==> flow/design.v <==
module ResonantLowPassFilter(
    input clk,
    input signed [15:0] audio_in,
    input signed [15:0] cutoff,
    input signed [15:0] resonance,
    input signed [15:0] gain,
    input reset_n,
    output reg signed [15:0] filtered_audio
);
    parameter [15:0] MAX_POS_VALUE = 16'h7FFF;
    parameter [15:0] MIN_NEG_VALUE = -16'h8000;
    reg signed [15:0] state;
    reg signed [15:0] feedback;
    reg signed [15:0] output_reg;
    reg signed [15:0] alpha;
    reg signed [15:0] beta;
    reg signed [15:0] gamma;
    wire signed [31:0] fb_prod  = $signed(state) * $signed(beta);
    wire signed [31:0] out_prod = $signed(state) * $signed(alpha);
    wire signed [16:0] fb_full  = fb_prod >>> 15;
    wire signed [16:0] out_full = out_prod >>> 15;
    wire signed [16:0] st_full  = $signed(audio_in) - $signed(feedback);
    wire signed [16:0] fa_full  = $signed(output_reg) + ($signed(gamma) >>> 1);
    function signed [15:0] sat17;
        input signed [16:0] v;
        begin
            if (v > $signed({MAX_POS_VALUE[15], MAX_POS_VALUE}))
                sat17 = $signed(MAX_POS_VALUE);
            else if (v < $signed({MIN_NEG_VALUE[15], MIN_NEG_VALUE}))
                sat17 = $signed(MIN_NEG_VALUE);
            else
                sat17 = v[15:0];
        end
    endfunction
    always @(posedge clk or negedge reset_n) begin
        if (!reset_n) begin
            state <= $signed(16'h0000);
            feedback <= $signed(16'h0000);
            output_reg <= $signed(16'h0000);
            alpha <= $signed(16'h0000);
            beta <= $signed(16'h0000);
            gamma <= $signed(16'h0000);
            filtered_audio <= $signed(16'h0000);
        end else begin
            alpha <= $signed(cutoff);
            beta <= $signed(resonance);
            gamma <= $signed(gain);
            feedback <= sat17(fb_full);
            state <= sat17(st_full);
            output_reg <= sat17(out_full);
            filtered_audio <= sat17(fa_full);  
        end
    end
endmodule
# From RTL to reports: ResonantLowPassFilter
# Each step is given for the RTL above and for the edited RTL.
# Lines under "before" count in the file above, lines under "after" in the edited file.
# "diff": "after" minus "before" as printed here. "change_rel_pct": 100 x difference / "before".
# Cell names lack the library's common part.
inputs:
  design: "ResonantLowPassFilter"
  clk_port: "clk"
  library: "sky130hd"
  pvt_corner: "tt_025C_1v80"

# Edit of the RTL
# Unified diff, file above to edited file.
# The edit is scripted: it alters the design's behaviour and was not made to optimise anything.
# begin of diff
@@ -16,5 +16,5 @@
     reg signed [15:0] beta;
     reg signed [15:0] gamma;
-    wire signed [31:0] fb_prod  = $signed(state) * $signed(beta);
+    wire signed [31:0] fb_prod  = $signed(state) + $signed(beta);
     wire signed [31:0] out_prod = $signed(state) * $signed(alpha);
     wire signed [16:0] fb_full  = fb_prod >>> 15;
# end of diff

# Elaborated design
# Source: Yosys, flattened and elaborated, memories not mapped. Widths are those after wreduce; folded enables and synchronous resets count as part of the registers. Registers that Yosys merges into a memory's read port (data or address) are not register bits. Print and check cells do not count. Equal cells are merged and count once.
word_totals:
  columns: ["element", "before", "after", "diff", "change_rel_pct"]
  rows:
  - ["input_bits", 66, 66, 0, 0.00]
  - ["ff_bits", 112, 112, 0, 0.00]
  - ["output_inout_bits", 16, 16, 0, 0.00]
  - ["elab_cells", 27, 27, 0, 0.00]
op_classes:
  columns: ["element", "before", "after", "diff", "change_rel_pct"]
  rows:
  - ["addsub", 2, 3, 1, 50.00]
  - ["multipliers", 2, 1, -1, -50.00]
  - ["n_cmp", 8, 8, 0, 0.00]
  - ["muxes", 8, 8, 0, 0.00]
op_table:
  columns: ["operator", "before", "after", "diff", "change_rel_pct"]
  rows:
  - ["> comparator 17 x 16 -> 1 bit with constant B", 4, 3, -1, -25.00]
  - ["< comparator 17 x 16 -> 1 bit with constant B", 4, 3, -1, -25.00]
  - ["multiplier 16 x 16 -> 32 bit", 2, 1, -1, -50.00]
  - ["adder 16 x 16 -> 17 bit", 0, 1, 1, null]
  - ["> comparator 2 x 16 -> 1 bit with constant B", 0, 1, 1, null]
  - ["< comparator 2 x 16 -> 1 bit with constant B", 0, 1, 1, null]
  - ["two-way mux 16 bit", 8, 8, 0, 0.00]
  - ["adder 16 x 15 -> 17 bit", 1, 1, 0, 0.00]
  - ["subtractor 16 x 16 -> 17 bit", 1, 1, 0, 0.00]

# Longest topological paths
# Yosys ltp: most cells in a row. Word level: on the elaborated netlist, between registers, memories and ports. Mapped: between sequential cells and ports; inverters and the memories' decode and read muxes count.
depth:
  columns: ["element", "before", "after", "diff", "change_rel_pct"]
  rows:
  - ["word_depth", 4, 4, 0, 0.00]
  - ["abc_area", "0", "0", null, null]
  - ["ltp_mapped", 24, 24, 0, 0.00]

# Mapped cells and area
# Yosys stat after the flow's synthesis: flattened, memories mapped to cells. It holds for the ABC_AREA given above (unset counts as 0); a run with the other value may have another netlist.
mapped:
  columns: ["element", "before", "after", "diff", "change_rel_pct"]
  rows:
  - ["n_buf", 88, 41, -47, -53.41]
  - ["ff_cells", 111, 98, -13, -11.71]
  - ["mapped_cells", 2444, 1432, -1012, -41.41]
  - ["synth_area_um2", 23560.1, 14098.5, -9461.6, -40.16]
types:
  columns: ["cell", "before", "after", "diff", "change_rel_pct"]
  rows:
  - ["inv_1", 607, 314, -293, -48.27]
  - ["fa_1", 524, 263, -261, -49.81]
  - ["nand2_1", 265, 140, -125, -47.17]
  - ["and2_1", 244, 122, -122, -50.00]
  - ["ha_1", 190, 126, -64, -33.68]
  - ["clkbuf_1", 80, 34, -46, -57.50]
  - ["nor2_1", 51, 27, -24, -47.06]
  - ["xnor2_1", 51, 33, -18, -35.29]
  - ["dfrtp_1", 111, 98, -13, -11.71]
  - ["a21o_1", 6, 17, 11, 183.33]
  - ["o21ai_0", 36, 45, 9, 25.00]
  - ["maj3_2", 9, 0, -9, -100.00]
  - ["o21a_1", 17, 9, -8, -47.06]
  - ["a211oi_1", 9, 1, -8, -88.89]
  - ["nand2b_1", 15, 8, -7, -46.67]
  - ["maj3_1", 7, 0, -7, -100.00]
  - ["a21oi_1", 72, 66, -6, -8.33]
  - ["or3_1", 8, 2, -6, -75.00]
# Not every row of either side is listed.

# Worst setup path after synthesis
# Source: OpenSTA report_checks on the synthesized netlist (no wires, ideal clock, input and output delay 20% of the period each), path of least setup slack; recovery checks are left aside. Register names are those of the netlist, which keeps one name where synthesis merged equal registers.
synth_path:
  columns: ["element", "before", "after", "diff", "change_rel_pct"]
  rows:
  - ["kind", "register -> register", "register -> register", null, null]
  - ["from", "reg state[15]", "reg state[15]", null, null]
  - ["to", "reg feedback[13]", "reg output_reg[10]", null, null]
  - ["period_ns", 7.0, 7.0, 0.0, 0.00]
  - ["delay_ns", 6.383, 6.461, 0.078, 1.22]
  - ["stages", 22, 22, 0, 0.00]
  - ["arrival_time_ns", 6.258, 6.333, 0.075, 1.20]
  - ["launch_ns", 0.000, 0.000, 0.000, null]
  - ["setup_ns", 0.125, 0.128, 0.003, null]
  - ["path_slack_ns", 0.617, 0.538, -0.079, null]
  - ["n_path_buf", 2, 2, 0, 0.00]
  - ["period_less_setup_slack_ns", 6.383, 6.462, 0.079, 1.24]
# "delay_ns" is the arrival time less input delay plus setup time.
# "stages": output pins that drive a net of the path, with the launching flip-flop's if there is one; two outputs of one cell count as two.
# "period_less_setup_slack_ns" is the clock period less the worst setup slack; recovery checks do not enter. This is arithmetic on one report: input and output delays are still those of the set period (20% each).
# Between the ends stands the longest chain of elaborated cells between them, by number of cells; it is not shown to be the way that was timed. Of several equally long chains one is given.
# A line is the first line of the expression or statement that the cell stems from. Yosys adds cells for indexed reads and writes and turns some case tables into memories.
synth_via_before:
  cell_sequence: "dfrtp_1 > clkbuf_1 > nand2_1 > inv_1 > fa_1 > fa_1 > fa_1 > fa_1 > fa_1 > inv_1 > fa_1 > inv_1 > ha_1 > and3_1 > nand2_1 > o211ai_1 > a21oi_1 > o21ai_0 > or3_1 > mux2i_1 > buf_2 > o21ai_1"
  elab_chain_len: 4
  cells_between: 5
synth_rtl_before:
  columns: ["element", "line", "source"]
  rows:
  - ["start: declaration", 12, "reg signed [15:0] state;"]
  - ["start: assignment", 37, "state <= $signed(16'h0000);"]
  - ["start: assignment", 49, "state <= sat17(st_full);"]
  - ["multiplier 16 x 16 -> 32 bit", 18, "wire signed [31:0] fb_prod  = $signed(state) * $signed(beta);"]
  - ["< comparator 17 x 16 -> 1 bit", 29, "else if (v < $signed({MIN_NEG_VALUE[15], MIN_NEG_VALUE}))"]
  - ["two-way mux 16 bit", 29, null]
  - ["two-way mux 16 bit", 27, "if (v > $signed({MAX_POS_VALUE[15], MAX_POS_VALUE}))"]
  - ["end: assignment", 38, "feedback <= $signed(16'h0000);"]
  - ["end: assignment", 48, "feedback <= sat17(fb_full);"]
  - ["end: declaration", 13, "reg signed [15:0] feedback;"]
synth_via_after:
  cell_sequence: "dfrtp_1 > clkbuf_1 > nand2_1 > inv_1 > fa_1 > fa_1 > fa_1 > fa_1 > fa_1 > inv_1 > fa_1 > inv_1 > ha_1 > a21o_1 > or2_2 > a21oi_1 > o21ba_2 > a31oi_4 > or3_4 > o22ai_4 > buf_6 > nor3_4"
  elab_chain_len: 4
  cells_between: 5
synth_rtl_after:
  columns: ["element", "line", "source"]
  rows:
  - ["start: declaration", 12, "reg signed [15:0] state;"]
  - ["start: assignment", 37, "state <= $signed(16'h0000);"]
  - ["start: assignment", 49, "state <= sat17(st_full);"]
  - ["multiplier 16 x 16 -> 32 bit", 19, "wire signed [31:0] out_prod = $signed(state) * $signed(alpha);"]
  - ["< comparator 17 x 16 -> 1 bit", 29, "else if (v < $signed({MIN_NEG_VALUE[15], MIN_NEG_VALUE}))"]
  - ["two-way mux 16 bit", 29, null]
  - ["two-way mux 16 bit", 27, "if (v > $signed({MAX_POS_VALUE[15], MAX_POS_VALUE}))"]
  - ["end: assignment", 39, "output_reg <= $signed(16'h0000);"]
  - ["end: assignment", 50, "output_reg <= sat17(out_full);"]
  - ["end: declaration", 14, "reg signed [15:0] output_reg;"]

# Worst path after layout
# From the final timing report of each run of pair 1: the path of least setup slack in the routed layout; clock arrival at registers is part of the times.
layout_path:
  columns: ["element", "before", "after", "diff", "change_rel_pct"]
  rows:
  - ["kind", "register -> register", "register -> register", null, null]
  - ["from", "reg state[15]", "reg state[13]", null, null]
  - ["to", "reg feedback[12]", "reg output_reg[13]", null, null]
  - ["launch_ns", 0.40, 0.35, -0.05, -12.50]
  - ["period_ns", 6.75, 6.75, 0.00, 0.00]
  - ["n_path_buf", 2, 2, 0, 0.00]
  - ["path_slack_ns", 0.24, 0.30, 0.06, null]
  - ["stages", 22, 23, 1, 4.55]
  - ["arrival_time_ns", 6.79, 6.67, -0.12, -1.77]
  - ["setup_ns", 0.11, 0.13, 0.02, null]
# Between the ends stands the longest chain of elaborated cells between them, by number of cells; it is not shown to be the way that was timed. Of several equally long chains one is given.
layout_via_before:
  cell_sequence: "dfrtp_1 > buf_4 > nand2_1 > inv_1 > fa_1 > fa_1 > fa_1 > fa_1 > fa_1 > inv_1 > fa_1 > inv_1 > ha_1 > and4_1 > and3_1 > inv_1 > a211o_1 > a2111oi_4 > or3_1 > mux2i_1 > buf_4 > o21ai_0"
  elab_chain_len: 4
  cells_between: 5
layout_rtl_before:
  columns: ["element", "line", "source"]
  rows:
  - ["start: declaration", 12, "reg signed [15:0] state;"]
  - ["start: assignment", 37, "state <= $signed(16'h0000);"]
  - ["start: assignment", 49, "state <= sat17(st_full);"]
  - ["multiplier 16 x 16 -> 32 bit", 18, "wire signed [31:0] fb_prod  = $signed(state) * $signed(beta);"]
  - ["< comparator 17 x 16 -> 1 bit", 29, "else if (v < $signed({MIN_NEG_VALUE[15], MIN_NEG_VALUE}))"]
  - ["two-way mux 16 bit", 29, null]
  - ["two-way mux 16 bit", 27, "if (v > $signed({MAX_POS_VALUE[15], MAX_POS_VALUE}))"]
  - ["end: assignment", 38, "feedback <= $signed(16'h0000);"]
  - ["end: assignment", 48, "feedback <= sat17(fb_full);"]
  - ["end: declaration", 13, "reg signed [15:0] feedback;"]
layout_via_after:
  cell_sequence: "dfrtp_1 > and2_1 > fa_1 > inv_1 > fa_1 > fa_1 > inv_1 > fa_1 > fa_1 > inv_1 > fa_1 > inv_1 > ha_1 > buf_4 > a21oi_1 > o211ai_1 > a21oi_1 > o21ba_2 > a31oi_4 > or3_4 > o22ai_4 > buf_12 > o21ai_0"
  elab_chain_len: 4
  cells_between: 5
layout_rtl_after:
  columns: ["element", "line", "source"]
  rows:
  - ["start: declaration", 12, "reg signed [15:0] state;"]
  - ["start: assignment", 37, "state <= $signed(16'h0000);"]
  - ["start: assignment", 49, "state <= sat17(st_full);"]
  - ["multiplier 16 x 16 -> 32 bit", 19, "wire signed [31:0] out_prod = $signed(state) * $signed(alpha);"]
  - ["< comparator 17 x 16 -> 1 bit", 29, "else if (v < $signed({MIN_NEG_VALUE[15], MIN_NEG_VALUE}))"]
  - ["two-way mux 16 bit", 29, null]
  - ["two-way mux 16 bit", 27, "if (v > $signed({MAX_POS_VALUE[15], MAX_POS_VALUE}))"]
  - ["end: assignment", 39, "output_reg <= $signed(16'h0000);"]
  - ["end: assignment", 50, "output_reg <= sat17(out_full);"]
  - ["end: declaration", 14, "reg signed [15:0] output_reg;"]

# Layout results
# Both versions went through the flow (Yosys, OpenROAD) with the same settings in each pair. Constraints: input delay and output delay 20% of the set period each, output load 0.01 pF.
settings_pair_1:
  CORE_UTILIZATION: 40
  period_ns: 6.75
  CAP_MARGIN: 20
  CORE_MARGIN: 2
  SLEW_MARGIN: 20
results_pair_1:
  columns: ["element", "before", "after", "diff", "change_rel_pct"]
  rows:
  - ["timing.hold.ws_ns", 0.611, 0.577, -0.034, null]
  - ["setup_ws_ns", 0.240, 0.296, 0.056, null]
  - ["setup_tns_ns", 0.000, 0.000, 0.000, null]
  - ["util_pct", 45.4, 46.7, 1.3, null]
  - ["synthesis_area_um2", 23560.1, 14098.5, -9461.6, -40.16]
  - ["period_reached_ns", 6.510, 6.454, -0.056, -0.86]
  - ["dieArea_um2", 60858.4, 36764.2, -24094.2, -39.59]
  - ["stdcell_area_um2", 26280.2, 16155.5, -10124.7, -38.53]
settings_pair_2:
  ABC_AREA: 1
  CELL_PAD_IN_SITES_DETAIL_PLACEMENT: 0
  CORE_ASPECT_RATIO: 0.51
  CORE_UTILIZATION: 64
  CTS_CLUSTER_DIAMETER: 374
  CTS_CLUSTER_SIZE: 21
  PLACE_DENSITY_LB_ADDON: 0.28
  SETUP_SLACK_MARGIN: 0.55
  SLEW_MARGIN: 25
  TNS_END_PERCENT: 45
  period_ns: 7.09
  CAP_MARGIN: 20
  CORE_MARGIN: 2
results_pair_2:
  columns: ["element", "before", "after", "diff", "change_rel_pct"]
  rows:
  - ["timing.hold.ws_ns", 0.597, 0.577, -0.020, null]
  - ["setup_ws_ns", 0.764, 0.863, 0.099, null]
  - ["setup_tns_ns", 0.000, 0.000, 0.000, null]
  - ["util_pct", 70.0, 71.5, 1.5, null]
  - ["synthesis_area_um2", 26021.2, 15562.4, -10458.8, -40.19]
  - ["period_reached_ns", 6.326, 6.227, -0.099, -1.56]
  - ["dieArea_um2", 42379.8, 25650.9, -16728.9, -39.47]
  - ["stdcell_area_um2", 27933.0, 16961.3, -10971.7, -39.28]
# "period_reached_ns" = clock period - worst setup slack. The figure is calculated, with input and output delays left at 20% of the set period.
